==> flow/design.v <==
`timescale 1ns / 1ps
module adder(
input [7:0]PC,
input [7:0]B,
output [7:0]BrA);
assign BrA = PC + B;
endmodule
`timescale 1ns / 1ps
module alu(
           input [7:0] A,
           input [7:0] B,   
           input [3:0] FS, 
           input [2:0] sh,  
           output [7:0] F,  
           output C,  
           output N , 
           output V , 
           output Z,  
           output reg [7:0]Y         
    );
reg [7:0] outputreg ; 
reg [8:0] carryreg;
reg zeroflag;
reg overflowflag;
reg carryflag;
reg negativeflag;
parameter nop = 4'b0000;  
parameter add = 4'b0001;  
parameter sub = 4'b0010;  
parameter xor2 = 4'b0011;  
parameter or2 = 4'b0100;  
parameter logicshift_right = 4'b0101;  
parameter logicshift_left = 4'b0110;  
parameter compliment =	4'b0111;  
parameter bypass =	4'b1000;  
parameter and2 = 4'b1001;  
parameter greater_comparison = 4'b1010;  
parameter equality_comparison = 4'b1011;  
parameter not2 = 4'b1100;  
always @ (*)
begin
carryreg = 9'h0;
overflowflag = 1'b0;
case(FS)
    add:
    begin
    outputreg = A + B;  
    carryreg = A + B;
    end
    sub:
    begin
    outputreg = A + ~B + 1;  
    carryreg = A + ~B + 1;
    end
    and2:
    outputreg = A & B;  
    or2:
    outputreg = A | B;  
    xor2:
    outputreg = A ^ B;  
    bypass:
    outputreg = A;  
    not2:
    outputreg = ~A;  
    greater_comparison:
    outputreg = A>B ? 1'b0 : 1'b1 ;  
    equality_comparison:
    outputreg = A==B ? 8'h0 : 8'h1;  
    logicshift_right:
    begin
    outputreg = A >> sh;  
    carryreg = outputreg;
    end
    logicshift_left:
    begin
    outputreg = A << sh;  
    carryreg = outputreg;
    end
    compliment:
    outputreg = ~A;
    default:
    outputreg = 9'h0;
endcase
zeroflag = (outputreg == 0 )? 1'b1: 1'b0; 
negativeflag = outputreg[7]; 
carryflag = carryreg[8]; 
if (FS == 1 | FS == 2)  
   begin
   overflowflag = (negativeflag ^ carryflag) ? 1'b1 : 1'b0;
   end
Y[7:1]= 7'b0000000;
Y[0]=overflowflag;
end
assign F = outputreg[7:0];
assign N = negativeflag;
assign C = carryflag;
assign V = overflowflag;
assign Z = zeroflag;
endmodule
`timescale 1ns / 1ps
module branchpred(
input [1:0] BS,
output B_D);
assign B_D = ~(BS[0] | BS [1]);
endmodule
`timescale 1ns / 1ps
module constant_unit(
input [5:0] IM, 
input CS,
output [7:0] CU_out);
reg [7:0] constantunit;
always@(*)
begin
if (CS==0) 
begin
constantunit[5:0]=IM; 
constantunit[7:6]=2'b00; 
end
else
begin 
constantunit[5:0]=IM; 
constantunit[7]=IM[5]; 
constantunit[6]=IM[5];
end
end
assign CU_out=constantunit; 
endmodule
`timescale 1ns / 1ps
module datahazard(
input [2:0] AA,
input [2:0] BA,
input [2:0] DA,
input RW,
input MA,
input MB,
output DHS
    );
reg or_1,comp_1,comp_2,HA,HB;
always@(*)
begin    
or_1 = DA[0]|DA[1]|DA[2];
if (AA ^ DA)
    comp_1 = 1'b0;
else
    comp_1 = 1'b1;
if (BA ^ DA)
    comp_2 = 1'b0;
else
    comp_2 = 1'b1; 
HA = RW & or_1 & ~MA & comp_1;
HB = RW & or_1 & ~MB & comp_2;    
end  
assign DHS = ~(HA | HB);
endmodule
`timescale 1ns / 1ps
module initlogic(
input [1:0] BS,
input PS,
input z,
output [1:0] BS_out
);
assign BS_out = {BS[1],(BS[0]&(BS[1]|(PS ^ z)))};
endmodule
`timescale 1ns / 1ps
module instruction_decoder(
    input [16:0] instruction,
    output  RW,
    output  [2:0] DA, 
    output [1:0] MD , 
    output [1:0] BS,  
    output PS, 
    output MW, 
    output [3:0] FS, 
    output MA, 
    output MB, 
    output [2:0]AA,  
    output [2:0]BA,  
    output CS,  
    output [2:0] SH,  
    output output_write_enable,
	output input_enable
    );
parameter NOP = 5'b00000;  
parameter SUB = 5'b00001;  
parameter JML = 5'b00010;  
parameter JMP = 5'b00011;  
parameter AIU = 5'b00100;  
parameter ST  = 5'b00101;  
parameter AND = 5'b00110;  
parameter JMR = 5'b00111;  
parameter LSL = 5'b01000;  
parameter ADI = 5'b01001;  
parameter XOR = 5'b01010;  
parameter BZ  = 5'b01011;  
parameter MOV = 5'b01100;  
parameter LD  = 5'b01101;  
parameter SLT = 5'b01110;  
parameter ADD = 5'b01111;  
parameter OUT = 5'b10000;  
parameter NOT = 5'b10001;  
parameter IN  = 5'b10010;  
parameter BNZ = 5'b10011;  
parameter ORI = 5'b10100;  
parameter LSR = 5'b10101;  
reg RW_WIRE;
reg [2:0] DA_WIRE;   
reg [1:0] MD_WIRE ; 
reg [1:0] BS_WIRE;   
reg PS_WIRE ;  
reg MW_WIRE ;  
reg [3:0] FS_WIRE;  
reg MA_WIRE ;  
reg MB_WIRE ;  
reg [2:0]AA_WIRE ;  
reg [2:0]BA_WIRE ;  
reg CS_WIRE ;  
reg [2:0] SH_WIRE;
reg [4:0] opcode;
reg output_write_enable_wire;
reg input_enable_wire;
always@(*) begin
opcode = instruction[16:12]; 
case(opcode)
    NOP:begin     
    RW_WIRE = 1'b0; 
	 DA_WIRE = 3'b000; 
	 MD_WIRE = 2'b00;
	 BS_WIRE = 2'b00;
	 PS_WIRE = 1'b0;
	 MW_WIRE = 1'b0;
	 FS_WIRE = 4'b0000; 
	 MA_WIRE = 1'b0; 
	 MB_WIRE = 1'b0; 
	 AA_WIRE = 3'b000; 
	 BA_WIRE = 3'b000; 
	 CS_WIRE = 1'b0;
	 SH_WIRE=3'h0; 
	 output_write_enable_wire = 1'b0;
	 input_enable_wire = 1'b0;
    end 
    SUB:begin  
    RW_WIRE = 1'b1; 
	 DA_WIRE = instruction[11:9]; 
	 MD_WIRE = 2'b00;
	 BS_WIRE = 2'b00;
	 PS_WIRE = 1'b0;
	 MW_WIRE = 1'b0;
	 FS_WIRE = 4'b0010; 
	 MA_WIRE = 1'b0; 
	 MB_WIRE = 1'b0; 
	 AA_WIRE = instruction[8:6]; 
	 BA_WIRE = instruction[5:3]; 
	 CS_WIRE = 1'b0;
	 SH_WIRE = 3'h0; 
	 output_write_enable_wire = 1'b0; 
	 input_enable_wire = 1'b0;
    end 
    JML:begin    
    RW_WIRE = 1'b1; 
	 DA_WIRE = instruction[11:9]; 
	 MD_WIRE = 2'b00;
	 BS_WIRE = 2'b11;
	 PS_WIRE = 1'b0;
	 MW_WIRE = 1'b0 ;
	 FS_WIRE = 4'b1000; 
	 MA_WIRE = 1'b1; 
	 MB_WIRE = 1'b1; 
	 AA_WIRE = 3'b000; 
	 BA_WIRE = 3'b000; 
	 CS_WIRE = 1'b1;
	 SH_WIRE = 3'h0;
	 SH_WIRE=3'h0; 
	 output_write_enable_wire = 1'b0; 
	 input_enable_wire = 1'b0;
    end 
    JMP:begin  
    RW_WIRE = 1'b0; 
	 DA_WIRE = 3'b000; 
	 MD_WIRE = 2'b00;
	 BS_WIRE = 2'b11;
	 PS_WIRE = 1'b0;
	 MW_WIRE = 1'b0;
	 FS_WIRE = 4'b0000; 
	 MA_WIRE = 1'b0; 
	 MB_WIRE = 1'b1; 
	 AA_WIRE = 3'b000; 
	 BA_WIRE = 3'b000; 
	 CS_WIRE = 1'b1;
	 SH_WIRE = 3'h0;  
	 output_write_enable_wire = 1'b0;
	 input_enable_wire = 1'b0;	 
    end 
    AIU:begin  
    RW_WIRE = 1'b1; 
	 DA_WIRE = instruction[11:9]; 
	 MD_WIRE = 2'b00;
	 BS_WIRE = 2'b00;
	 PS_WIRE = 1'b0;
	 MW_WIRE = 1'b0;
	 FS_WIRE = 4'b0001; 
	 MA_WIRE = 1'b0; 
	 MB_WIRE = 1'b1; 
	 AA_WIRE = instruction[8:6]; 
	 BA_WIRE = 3'b000; 
	 CS_WIRE = 1'b1;
	 SH_WIRE = 3'h0; 
	 output_write_enable_wire = 1'b0; 
	 input_enable_wire = 1'b0;
    end
    ST:begin   
    RW_WIRE = 1'b0; 
	 DA_WIRE = instruction[11:9]; 
	 MD_WIRE = 2'b00;
	 BS_WIRE = 2'b00;
	 PS_WIRE = 1'b0;
	 MW_WIRE = 1'b1;
	 FS_WIRE = 4'b0000; 
	 MA_WIRE = 1'b0; 
	 MB_WIRE = 1'b0; 
	 AA_WIRE = instruction[8:6]; 
	 BA_WIRE = instruction[5:3]; 
	 CS_WIRE = 1'b0; 
	 SH_WIRE = 3'h0;
	 output_write_enable_wire = 1'b0; 
	 input_enable_wire = 1'b0;
    end 
    AND:begin   
    RW_WIRE = 1'b1; 
	 DA_WIRE = instruction[11:9]; 
	 MD_WIRE = 2'b00;
	 BS_WIRE = 2'b00;
	 PS_WIRE = 1'b0;
	 MW_WIRE = 1'b0;
	 FS_WIRE = 4'b1001; 
	 MA_WIRE = 1'b0; 
	 MB_WIRE = 1'b0; 
	 AA_WIRE = instruction[8:6]; 
	 BA_WIRE = instruction[5:3]; 
	 CS_WIRE = 1'b0; 
	 SH_WIRE = 3'h0; 
	 output_write_enable_wire = 1'b0;
	 input_enable_wire = 1'b0;
    end
    JMR:begin   
    RW_WIRE = 1'b0; 
	 DA_WIRE = 3'b000; 
	 MD_WIRE = 2'b00;
	 BS_WIRE = 2'b10;
	 PS_WIRE = 1'b0;
	 MW_WIRE = 1'b0;
	 FS_WIRE = 4'b0000; 
	 MA_WIRE = 1'b0; 
	 MB_WIRE = 1'b0; 
	 AA_WIRE = instruction[8:6]; 
	 BA_WIRE = 3'b000; 
	 CS_WIRE = 1'b0; 
	 SH_WIRE = 3'h0;
	 output_write_enable_wire = 1'b0; 
	 input_enable_wire = 1'b0;
    end 
    LSL:begin   
	 BS_WIRE = 2'b00;
	 PS_WIRE = 1'b0;
	 MW_WIRE = 1'b0;
	 AA_WIRE = instruction[8:6];
	 MA_WIRE = 1'b0;
	 FS_WIRE = 4'b0110;
	 SH_WIRE = instruction[2:0]; 
	 MD_WIRE = 2'b00;
	 RW_WIRE = 1'b1;
	 DA_WIRE = instruction[11:9];
	 MB_WIRE = 1'b0; 
	 BA_WIRE = 3'b000;           
	 CS_WIRE = 1'b0;
	 output_write_enable_wire = 1'b0;
	 input_enable_wire = 1'b0;
	 end 
    ADI:begin   
    RW_WIRE = 1'b1; 
	 DA_WIRE = instruction[11:9]; 
	 MD_WIRE = 2'b00;
	 BS_WIRE = 2'b00;
	 PS_WIRE = 1'b0;
	 MW_WIRE = 1'b0;
	 FS_WIRE = 4'b0001; 
	 MA_WIRE = 1'b0; 
	 MB_WIRE = 1'b1; 
	 AA_WIRE = instruction[8:6]; 
	 BA_WIRE = 3'b000; 
	 CS_WIRE = 1'b1;
	 SH_WIRE=3'h0;
	 output_write_enable_wire = 1'b0;  
    input_enable_wire = 1'b0;
	 end 
	 XOR:begin  
    RW_WIRE = 1'b1; 
	 DA_WIRE = instruction[11:9]; 
	 MD_WIRE = 2'b00;
	 BS_WIRE = 2'b00;
	 PS_WIRE = 1'b0;
	 MW_WIRE = 1'b0;
	 FS_WIRE = 4'b0011; 
	 MA_WIRE = 1'b0; 
	 MB_WIRE = 1'b0; 
	 AA_WIRE = instruction[8:6]; 
	 BA_WIRE = instruction[5:3]; 
	 CS_WIRE = 1'b0;
	 SH_WIRE=3'h0; 
	 output_write_enable_wire = 1'b0; 
	 input_enable_wire = 1'b0;
    end
	 BZ:begin   
    RW_WIRE = 1'b0; 
	 DA_WIRE = 3'b000; 
	 MD_WIRE = 2'b00;
	 BS_WIRE = 2'b01;
	 PS_WIRE = 1'b0;
	 MW_WIRE = 1'b0;
	 FS_WIRE = 4'b1000; 
	 MA_WIRE = 1'b0; 
	 MB_WIRE = 1'b1; 
	 AA_WIRE = instruction[8:6]; 
	 BA_WIRE = 3'b000; 
	 CS_WIRE = 1'b1;
	 SH_WIRE =3'h0;
	 output_write_enable_wire = 1'b0;  
	 input_enable_wire = 1'b0;
    end 
	 MOV:begin  
    RW_WIRE = 1'b1; 
	 DA_WIRE = instruction[11:9]; 
	 MD_WIRE = 2'b00;
	 BS_WIRE = 2'b00;
	 PS_WIRE = 1'b0;
	 MW_WIRE = 1'b0;
	 FS_WIRE = 4'b1000; 
	 MA_WIRE = 1'b0; 
	 MB_WIRE = 1'b0; 
	 AA_WIRE = instruction[8:6]; 
	 BA_WIRE = 3'b000; 
	 CS_WIRE = 1'b0;
	 SH_WIRE = 3'h0; 
	 output_write_enable_wire = 1'b0; 
    input_enable_wire = 1'b0;
	 end 
    LD:begin   
    RW_WIRE = 1'b1; 
	 DA_WIRE = instruction[11:9]; 
	 MD_WIRE = 2'b01;
	 BS_WIRE = 2'b00;
	 PS_WIRE = 1'b0;
	 MW_WIRE = 1'b0;
	 FS_WIRE = 4'b0000; 
	 MA_WIRE = 1'b0; 
	 MB_WIRE = 1'b0; 
	 AA_WIRE = instruction[8:6]; 
	 BA_WIRE = 3'b000; 
	 CS_WIRE = 1'b0;
	 SH_WIRE = 3'h0; 
	 output_write_enable_wire = 1'b0;
	 input_enable_wire = 1'b0;	 
    end
    SLT:begin  
    RW_WIRE = 1'b1; 
	 DA_WIRE = instruction[11:9]; 
	 MD_WIRE = 2'b00;
	 BS_WIRE = 2'b00;
	 PS_WIRE = 1'b0;
	 MW_WIRE = 1'b0;
	 FS_WIRE = 4'b1010; 
	 MA_WIRE = 1'b0; 
	 MB_WIRE = 1'b0; 
	 AA_WIRE = instruction[8:6]; 
	 BA_WIRE = instruction[5:3]; 
	 CS_WIRE = 1'b0;
	 SH_WIRE = 3'h0;  
	 output_write_enable_wire = 1'b0;
	 input_enable_wire = 1'b0;
    end 
	 ADD:begin  
    RW_WIRE = 1'b1; 
	 DA_WIRE = instruction[11:9]; 
	 MD_WIRE = 2'b00;
	 BS_WIRE = 2'b00;
	 PS_WIRE = 1'b0;
	 MW_WIRE = 1'b0;
	 FS_WIRE = 4'b0001; 
	 MA_WIRE = 1'b0; 
	 MB_WIRE = 1'b0; 
	 AA_WIRE = instruction[8:6]; 
	 BA_WIRE = instruction[5:3]; 
	 CS_WIRE = 1'b0;
	 SH_WIRE = 3'h0; 
	 output_write_enable_wire = 1'b0; 
	 input_enable_wire = 1'b0;
    end
	 OUT:begin   
    RW_WIRE = 1'b0; 
	 DA_WIRE = instruction[11:9]; 
	 MD_WIRE = 2'b00;
	 BS_WIRE = 2'b00;
	 PS_WIRE = 1'b0;
	 MW_WIRE = 1'b0;
	 FS_WIRE = 4'b0000; 
	 MA_WIRE = 1'b0; 
	 MB_WIRE = 1'b0; 
	 AA_WIRE = instruction[8:6]; 
	 BA_WIRE = instruction[5:3]; 
	 CS_WIRE = 1'b0;
	 SH_WIRE=3'h0; 
	 output_write_enable_wire = 1'b1; 
	 input_enable_wire = 1'b0;
    end 
    NOT:begin  
    RW_WIRE = 1'b1; 
	 DA_WIRE = instruction[11:9]; 
	 MD_WIRE = 2'b00;
	 BS_WIRE = 2'b00;
	 PS_WIRE = 1'b0;
	 MW_WIRE = 1'b0;
	 FS_WIRE = 4'b1100; 
	 MA_WIRE = 1'b0; 
	 MB_WIRE = 1'b0; 
	 AA_WIRE = instruction[8:6]; 
	 BA_WIRE = 3'b000; 
	 CS_WIRE = 1'b0;
	 SH_WIRE=3'h0; 
	 output_write_enable_wire = 1'b0; 
	 input_enable_wire = 1'b0;
    end 
    IN:begin  
    RW_WIRE = 1'b1; 
	 DA_WIRE = instruction[11:9]; 
	 MD_WIRE = 2'b10;
	 BS_WIRE = 2'b00;
	 PS_WIRE = 1'b0;
	 MW_WIRE = 1'b0;
	 FS_WIRE = 4'b0000; 
	 MA_WIRE = 1'b0; 
	 MB_WIRE = 1'b0; 
	 AA_WIRE = 3'b000;           
	 BA_WIRE = 3'b000; 
	 CS_WIRE = 1'b0;
	 SH_WIRE=3'h0; 
	 output_write_enable_wire = 1'b0; 
	 input_enable_wire = 1'b1;
    end 
	 BNZ:begin  
    RW_WIRE = 1'b0; 
	 DA_WIRE = 3'b000; 
	 MD_WIRE = 2'b00;
	 BS_WIRE = 2'b01;
	 PS_WIRE = 1'b1;
	 MW_WIRE = 1'b0;
	 FS_WIRE = 4'b1000; 
	 MA_WIRE = 1'b0; 
	 MB_WIRE = 1'b1; 
	 AA_WIRE = instruction[8:6]; 
	 BA_WIRE = 3'b000; 
	 CS_WIRE = 1'b1;
	 SH_WIRE= 3'h0; 
	 output_write_enable_wire = 1'b0; 
	 input_enable_wire = 1'b0;
    end 
	 ORI:begin   
    RW_WIRE = 1'b1; 
	 DA_WIRE = instruction[11:9]; 
	 MD_WIRE = 2'b00;
	 BS_WIRE = 2'b00;
	 PS_WIRE = 1'b0;
	 MW_WIRE = 1'b0;
	 FS_WIRE = 4'b0100; 
	 MA_WIRE = 1'b0; 
	 MB_WIRE = 1'b1; 
	 AA_WIRE = instruction[8:6]; 
	 BA_WIRE = 3'b000; 
	 CS_WIRE = 1'b0;
	 SH_WIRE=3'h0; 
	 output_write_enable_wire = 1'b0;  
	 input_enable_wire = 1'b0;
    end 
    LSR:begin   
	 BS_WIRE = 2'b00;
	 PS_WIRE = 1'b0;
	 MW_WIRE = 1'b0;
	 AA_WIRE = instruction[8:6];
	 MA_WIRE = 1'b0;
	 FS_WIRE = 4'b0101;
	 SH_WIRE = instruction[2:0]; 
	 MD_WIRE = 2'b00;
	 RW_WIRE = 1'b1;
	 DA_WIRE = instruction[11:9];
	 MB_WIRE = 1'b0; 
	 BA_WIRE = 3'b000; 
	 CS_WIRE = 1'b0;
	 output_write_enable_wire = 1'b0;
	 input_enable_wire = 1'b0;
    end 
	 default: begin
    RW_WIRE = 1'b0; 
	 DA_WIRE = 3'b000; 
	 MD_WIRE = 2'b00;
	 BS_WIRE = 2'b00;
	 PS_WIRE = 1'b0;
	 MW_WIRE = 1'b0;
	 FS_WIRE = 4'b0000; 
	 MA_WIRE = 1'b0; 
	 MB_WIRE = 1'b0; 
	 AA_WIRE = 3'b000; 
	 BA_WIRE = 3'b000; 
	 CS_WIRE = 1'b0;
	 SH_WIRE=3'h0;
	 output_write_enable_wire = 1'b0;
	 input_enable_wire = 1'b0;
	 end
    endcase
end
assign RW = RW_WIRE;
assign DA = DA_WIRE;
assign MD = MD_WIRE;
assign BS = BS_WIRE;
assign PS = PS_WIRE;
assign MW = MW_WIRE;
assign FS = FS_WIRE;
assign MA = MA_WIRE;
assign MB = MB_WIRE;
assign AA = AA_WIRE;
assign BA = BA_WIRE;
assign CS = CS_WIRE;
assign SH = SH_WIRE;
assign output_write_enable = output_write_enable_wire;
assign input_enable = input_enable_wire;
endmodule
`timescale 1ns / 1ps
module mux_a(PC,a_data,A,MA);
input [7:0]PC;
input [7:0]a_data;
input MA;
output reg [7:0]A;
always @ (*)
begin
	if(MA)
		A = PC;
	else
		A = a_data;
end
endmodule
`timescale 1ns / 1ps
module mux_b(
input MB,  
input [7:0]constantunit_out,   
input [7:0]register_b,  
output [7:0]mux_b_out   
);
reg [7:0]mux_b;   
always@(*)
begin
if (MB)
    mux_b = constantunit_out;
else
    mux_b = register_b;
end
assign mux_b_out = mux_b ;
endmodule
`timescale 1ns / 1ps
module mux_c(
input [1:0] BS_out,  
input [7:0] PC_value,   
input [7:0] RAA,  
input [7:0] BrA,
output [7:0] PC_out
);
parameter PC = 2'b00;
parameter jump = 2'b10;
reg [7:0]mux_c;   
always@(*)
begin
case (BS_out)  
    PC:
    mux_c = PC_value;
    jump:
    mux_c = RAA;
    default:
    mux_c = BrA;
endcase
end
assign PC_out = mux_c ;
endmodule
`timescale 1ns / 1ps
module mux_d(Y,F,data_out,MD,mux_d_out
    );
input [7:0]Y;
input [7:0]F;
input [7:0]data_out;
input [1:0]MD;
output reg [7:0]mux_d_out;
always@(*)
begin
	if(MD==2'b00)
		mux_d_out=F;
	else if(MD==2'b01)
		mux_d_out=data_out;
	else if(MD==2'b10)
		mux_d_out=Y;
	else
		mux_d_out=F;
end
endmodule
`timescale 1ns / 1ps
module muxe (
input [7:0] Bus_D,
input [7:0] data_in,
input ie,
output reg [7:0]mux_e_out
);
always@(*)
begin
	if(ie)
		mux_e_out=data_in;
	else
		mux_e_out=Bus_D;
end
endmodule
module register(
	input clk,
	input [2:0] addr_a,
	input [2:0] addr_b,
	input [2:0] addr_d,
	input [7:0] data_in,
	input wr_en,
	output [7:0] data_a,
	output [7:0] data_b
	);
 reg [7:0] memblk [0:7];
 assign data_a = (addr_a == 3'b000) ? 8'b00000000 : memblk[addr_a];
 assign data_b = (addr_b == 3'b000) ? 8'b00000000 : memblk[addr_b];
always @ (negedge clk)
 begin
 if (wr_en && addr_d != 3'b000)
 memblk[addr_d] <= data_in;
 end
endmodule
`timescale 1ns / 1ps
module microP(
    input clk,
    input reset,
    output [7:0] imem_addr,
    input [16:0] imem_data,
    output [7:0] dmem_addr,
    output [7:0] dmem_wdata,
    output dmem_we,
    input [7:0] dmem_rdata,
    input [7:0] data_in,
    output out_we,
    output [7:0] data_out_col,
    output [7:0] data_out_addr
    );
reg [7:0] PC;
wire [7:0] PC_1 = PC + 8'd1;
assign imem_addr = PC;
reg [16:0] IR;
reg [7:0] PC_1_d;
wire RW_d, PS_d, MW_d, MA_d, MB_d, CS_d, OW_d, IE_d;
wire [2:0] DA_d, AA_d, BA_d, SH_d;
wire [1:0] MD_d, BS_d;
wire [3:0] FS_d;
instruction_decoder DEC(
    .instruction(IR),
    .RW(RW_d), .DA(DA_d), .MD(MD_d), .BS(BS_d), .PS(PS_d), .MW(MW_d),
    .FS(FS_d), .MA(MA_d), .MB(MB_d), .AA(AA_d), .BA(BA_d), .CS(CS_d),
    .SH(SH_d), .output_write_enable(OW_d), .input_enable(IE_d)
    );
wire [7:0] a_data, b_data, reg_d;
wire RW_w;
wire [2:0] DA_w;
register REGFILE(
    .clk(clk), .addr_a(AA_d), .addr_b(BA_d), .addr_d(DA_w),
    .data_in(reg_d), .wr_en(RW_w), .data_a(a_data), .data_b(b_data)
    );
wire [7:0] const_out, bus_a_d, bus_b_d;
constant_unit CONST(.IM(IR[5:0]), .CS(CS_d), .CU_out(const_out));
mux_a MUXA(.PC(PC_1_d), .a_data(a_data), .A(bus_a_d), .MA(MA_d));
mux_b MUXB(.MB(MB_d), .constantunit_out(const_out), .register_b(b_data), .mux_b_out(bus_b_d));
reg RW_e, PS_e, MW_e, OW_e, IE_e;
reg [2:0] DA_e, SH_e;
reg [1:0] MD_e, BS_e;
reg [3:0] FS_e;
reg [7:0] BUS_A, BUS_B, PC_2;
wire DHS;
datahazard HAZ(.AA(AA_d), .BA(BA_d), .DA(DA_e), .RW(RW_e), .MA(MA_d), .MB(MB_d), .DHS(DHS));
wire [7:0] F, Y;
wire C, N, V, Z;
alu ALU(.A(BUS_A), .B(BUS_B), .FS(FS_e), .sh(SH_e), .F(F), .C(C), .N(N), .V(V), .Z(Z), .Y(Y));
wire [7:0] BrA;
adder BRADD(.PC(PC_2), .B(BUS_B), .BrA(BrA));
wire [1:0] BS_out;
initlogic BRLOGIC(.BS(BS_e), .PS(PS_e), .z(Z), .BS_out(BS_out));
wire B_D;   
branchpred BRDET(.BS(BS_out), .B_D(B_D));
wire [7:0] next_pc;
mux_c MUXC(.BS_out(BS_out), .PC_value(PC_1), .RAA(BUS_A), .BrA(BrA), .PC_out(next_pc));
assign dmem_addr = BUS_A;
assign dmem_wdata = BUS_B;
assign dmem_we = MW_e;
assign out_we = OW_e;
assign data_out_col = BUS_A;
assign data_out_addr = BUS_B;
reg RW_w_r, IE_w;
reg [2:0] DA_w_r;
reg [1:0] MD_w;
reg [7:0] F_w, D_w, Y_w;
assign RW_w = RW_w_r;
assign DA_w = DA_w_r;
wire [7:0] bus_d;
mux_d MUXD(.Y(Y_w), .F(F_w), .data_out(D_w), .MD(MD_w), .mux_d_out(bus_d));
muxe MUXE(.Bus_D(bus_d), .data_in(data_in), .ie(IE_w), .mux_e_out(reg_d));
always @(posedge clk) begin
    if (!reset) begin
        PC <= 8'd0;
        IR <= 17'd0;
        PC_1_d <= 8'd0;
        RW_e <= 1'b0; MW_e <= 1'b0; OW_e <= 1'b0; IE_e <= 1'b0;
        BS_e <= 2'b00; PS_e <= 1'b0;
        RW_w_r <= 1'b0; IE_w <= 1'b0;
    end else begin
        RW_w_r <= RW_e;
        DA_w_r <= DA_e;
        MD_w <= MD_e;
        IE_w <= IE_e;
        F_w <= F;
        D_w <= dmem_rdata;
        Y_w <= Y;
        if (!B_D) begin
            PC <= next_pc;
            IR <= 17'd0;
            RW_e <= 1'b0; MW_e <= 1'b0; OW_e <= 1'b0; IE_e <= 1'b0;
            BS_e <= 2'b00; PS_e <= 1'b0;
        end else if (!DHS) begin
            RW_e <= 1'b0; MW_e <= 1'b0; OW_e <= 1'b0; IE_e <= 1'b0;
            BS_e <= 2'b00; PS_e <= 1'b0;
        end else begin
            PC <= next_pc;
            IR <= imem_data;
            PC_1_d <= PC_1;
            RW_e <= RW_d; MW_e <= MW_d; OW_e <= OW_d; IE_e <= IE_d;
            BS_e <= BS_d; PS_e <= PS_d;
        end
        if (B_D && DHS) begin
            DA_e <= DA_d;
            MD_e <= MD_d;
            FS_e <= FS_d;
            SH_e <= SH_d;
            BUS_A <= bus_a_d;
            BUS_B <= bus_b_d;
            PC_2 <= PC_1_d;
        end
    end
end
endmodule
== Reports on microP ==
Each step is given for the RTL above and for the edited RTL.
"before" refers to lines of the RTL above, "after" to lines of the edited file.
"change": "after" minus "before" as printed here. "relative change": 100 x difference / "before".
Library cell names are shortened.
A cell with n/a has no value.

* Top module: microP
* Clock input: clk
* Cell library: sky130hd
* Timing corner: tt_025C_1v80

== The edit ==
Unified diff, file above to edited file.
This change comes from a script, not from a designer; no optimisation was intended.

<pre>
@@ -701,5 +701,5 @@
 	else if(MD==2'b01)
 		mux_d_out=data_out;
-	else if(MD==2'b10)
+	else if(MD>=2'b10)
 		mux_d_out=Y;
 	else
</pre>

== After elaboration ==
Yosys after proc, flatten, opt, wreduce and memory -nomap, before mapping. Memory bits, and registers merged into a memory's read port (data or address), are not among the register bits. Print and check cells are not counted.
Memory sizes are those after Yosys's memory passes, which may raise the word count (mostly to a power of two), join words into wider ones and drop unused or constant bits.

{| class="wikitable"
|+ Bit counts
! what !! before !! after !! change !! relative change (%)
|-
| register bits || 100 || 100 || 0 || 0.00
|-
| bits in writable memories || 64 || 64 || 0 || 0.00
|-
| memory cells || 1 || 1 || 0 || 0.00
|-
| bits of input ports || 35 || 35 || 0 || 0.00
|-
| output and inout port bits || 42 || 42 || 0 || 0.00
|-
| cells after elaboration || 159 || 159 || 0 || 0.00
|}

{| class="wikitable"
|+ Memories
! what !! before !! after
|-
| shape (words x width / read and write ports) || REGFILE.memblk 8x8 r2 w1 || REGFILE.memblk 8x8 r2 w1
|}

{| class="wikitable"
|+ Operators by class
! what !! before !! after !! change !! relative change (%)
|-
| add/subtract/negate cells || 6 || 6 || 0 || 0.00
|-
| order comparisons || 1 || 2 || +1 || +100.00
|-
| equality and inequality tests || 38 || 37 || -1 || -2.63
|-
| shift operators || 2 || 2 || 0 || 0.00
|-
| muxes and demuxes || 36 || 36 || 0 || 0.00
|-
| bitwise logic cells || 26 || 26 || 0 || 0.00
|-
| reductions and logical operators || 26 || 26 || 0 || 0.00
|}

{| class="wikitable"
|+ Operators with widths
! kind !! before !! after !! change !! relative change (%)
|-
| equality test 2 bit with constant B || 2 || 1 || -1 || -50.00
|-
| greater-or-equal comparator 2 bit with constant B || 0 || 1 || +1 || n/a
|}

Unchanged operator kinds not shown: 53.

== Logic depth ==
Longest topological path by Yosys (ltp), each cell counted once; first at word level (registers and memories cut), then after technology mapping (sequential cells cut; the memories' decode and read muxes count).

{| class="wikitable"
|+ Depth
! what !! before !! after !! change !! relative change (%)
|-
| depth after elaboration || 13 || 13 || 0 || 0.00
|-
| ABC_AREA || 0 || 0 || n/a || n/a
|-
| gate-level depth with buffers || 15 || 15 || 0 || 0.00
|-
| depth with buffers taken out || 13 || 13 || 0 || 0.00
|}

== Synthesis result ==
Yosys stat after the flow's synthesis: flattened, memories mapped to cells. It holds for the ABC_AREA given above (unset counts as 0); a run with the other value may have another netlist.

{| class="wikitable"
|+ Cells by type
! type !! before !! after !! change !! relative change (%)
|-
| nor2_1 || 91 || 64 || -27 || -29.67
|-
| o21ai_0 || 32 || 57 || +25 || +78.12
|-
| a21oi_1 || 45 || 33 || -12 || -26.67
|-
| a211oi_1 || 18 || 8 || -10 || -55.56
|-
| nor2b_1 || 17 || 25 || +8 || +47.06
|-
| nand3_1 || 9 || 16 || +7 || +77.78
|-
| a21o_1 || 3 || 10 || +7 || +233.33
|-
| o31ai_1 || 13 || 7 || -6 || -46.15
|-
| a22oi_1 || 10 || 16 || +6 || +60.00
|-
| nand3b_1 || 1 || 7 || +6 || +600.00
|-
| nand2_1 || 83 || 78 || -5 || -6.02
|-
| inv_1 || 48 || 43 || -5 || -10.42
|-
| mux2_2 || 6 || 11 || +5 || +83.33
|-
| clkbuf_1 || 40 || 44 || +4 || +10.00
|-
| a211oi_2 || 4 || 0 || -4 || -100.00
|-
| buf_6 || 4 || 0 || -4 || -100.00
|-
| o221a_2 || 4 || 0 || -4 || -100.00
|-
| mux2i_1 || 65 || 68 || +3 || +4.62
|}

Unchanged cell types not shown: 19.
The list need not be complete.

{| class="wikitable"
|+ Mapped netlist
! what !! before !! after !! change !! relative change (%)
|-
| mapped cells || 929 || 908 || -21 || -2.26
|-
| synthesis area (um2) || 9609.2 || 9504.1 || -105.1 || -1.09
|-
| area of sequential cells (um2) || 4344.2 || 4344.2 || 0.0 || 0.00
|-
| flip-flop cells || 162 || 162 || 0 || 0.00
|-
| buffer cells || 73 || 77 || +4 || +5.48
|}

The figures by module come from a second, unflattened synthesis with its own total; it is not the netlist above.

{| class="wikitable"
|+ Unflattened totals
! what !! before !! after !! change !! relative change (%)
|-
| cell total of the unflattened synthesis || 955 || 927 || -28 || -2.93
|-
| area total of the unflattened synthesis (um2) || 10538.9 || 10368.7 || -170.2 || -1.61
|}

Rows give one instance, submodules left out.

{| class="wikitable"
|+ Modules, before
! module !! times used !! cells !! area (um2) !! seq. area (um2)
|-
| microP || 1 || 234 || 3654.8 || 2792.7
|-
| register || 1 || 182 || 2808.9 || 1681.6
|-
| alu || 1 || 294 || 2114.5 || 0.0
|-
| instruction_decoder || 1 || 101 || 619.3 || 0.0
|-
| adder || 1 || 42 || 331.6 || 0.0
|-
| mux_d || 1 || 27 || 276.5 || 0.0
|-
| mux_c || 1 || 26 || 172.7 || 0.0
|-
| mux_a || 1 || 9 || 131.4 || 0.0
|-
| mux_b || 1 || 9 || 131.4 || 0.0
|-
| muxe || 1 || 9 || 131.4 || 0.0
|-
| datahazard || 1 || 10 || 80.1 || 0.0
|-
| constant_unit || 1 || 8 || 58.8 || 0.0
|-
| initlogic || 1 || 3 || 23.8 || 0.0
|-
| branchpred || 1 || 1 || 3.8 || 0.0
|}

{| class="wikitable"
|+ Modules, after
! module !! times used !! cells !! area (um2) !! seq. area (um2)
|-
| microP || 1 || 234 || 3654.8 || 2792.7
|-
| register || 1 || 182 || 2808.9 || 1681.6
|-
| alu || 1 || 267 || 2048.2 || 0.0
|-
| instruction_decoder || 1 || 101 || 619.3 || 0.0
|-
| adder || 1 || 42 || 331.6 || 0.0
|-
| mux_c || 1 || 26 || 172.7 || 0.0
|-
| mux_d || 1 || 26 || 172.7 || 0.0
|-
| mux_a || 1 || 9 || 131.4 || 0.0
|-
| mux_b || 1 || 9 || 131.4 || 0.0
|-
| muxe || 1 || 9 || 131.4 || 0.0
|-
| datahazard || 1 || 10 || 80.1 || 0.0
|-
| constant_unit || 1 || 8 || 58.8 || 0.0
|-
| initlogic || 1 || 3 || 23.8 || 0.0
|-
| branchpred || 1 || 1 || 3.8 || 0.0
|}

== Layout results ==
Both versions went through the flow (Yosys, OpenROAD) with the same settings in each pair. Constraints: input delay and output delay 20% of the set period each, output load 0.01 pF.

Flow settings, pair 1:
* CORE_UTILIZATION: 40
* PLACE_DENSITY: 0.6
* period_ns: 5.0
* CAP_MARGIN: 20
* CORE_MARGIN: 2
* SLEW_MARGIN: 20

{| class="wikitable"
|+ Results, pair 1
! what !! before !! after !! change !! relative change (%)
|-
| netlist area reported by Yosys (um2) || 9609.2 || 9504.1 || -105.1 || -1.09
|-
| die size (um2) || 25279.4 || 25009.8 || -269.6 || -1.07
|-
| utilization in the final report (%) || 49.1 || 48.3 || -0.8 || n/a
|-
| lowest setup slack (ns) || 0.548 || 0.649 || +0.101 || n/a
|-
| worst hold slack after layout (ns) || 0.440 || 0.465 || +0.025 || n/a
|-
| power consumption (W) || 0.004168 || 0.003935 || -0.000233 || -5.59
|-
| period achieved (ns) || n/a || 4.351 || n/a || n/a
|}

Flow settings, pair 2:
* ABC_AREA: 0
* CAP_MARGIN: 25
* CELL_PAD_IN_SITES_GLOBAL_PLACEMENT: 1
* CORE_MARGIN: 7
* CORE_UTILIZATION: 31
* MAX_ROUTING_LAYER: met4
* MIN_ROUTING_LAYER: met2
* PLACE_DENSITY: 0.59
* SETUP_SLACK_MARGIN: 1.15
* SLEW_MARGIN: 15
* TNS_END_PERCENT: 80
* period_ns: 5.23

{| class="wikitable"
|+ Results, pair 2
! what !! before !! after !! change !! relative change (%)
|-
| netlist area reported by Yosys (um2) || 9609.2 || 9504.1 || -105.1 || -1.09
|-
| die size (um2) || 36122.8 || 35756.9 || -365.9 || -1.01
|-
| utilization in the final report (%) || 39.8 || 39.7 || -0.1 || n/a
|-
| lowest setup slack (ns) || 1.050 || 1.046 || -0.004 || n/a
|-
| worst hold slack after layout (ns) || 0.456 || 0.444 || -0.012 || n/a
|-
| power consumption (W) || 0.003951 || 0.004061 || +0.000110 || +2.78
|}

"period achieved" is the run's clock period less its worst setup slack. It is reckoned from that one timing run; input and output delays stay at 20% of the period that was set.
By "power consumption" is meant OpenSTA's value without simulated activity: inputs other than the clock are taken to toggle once in ten clock periods, and the tool carries that through the logic.
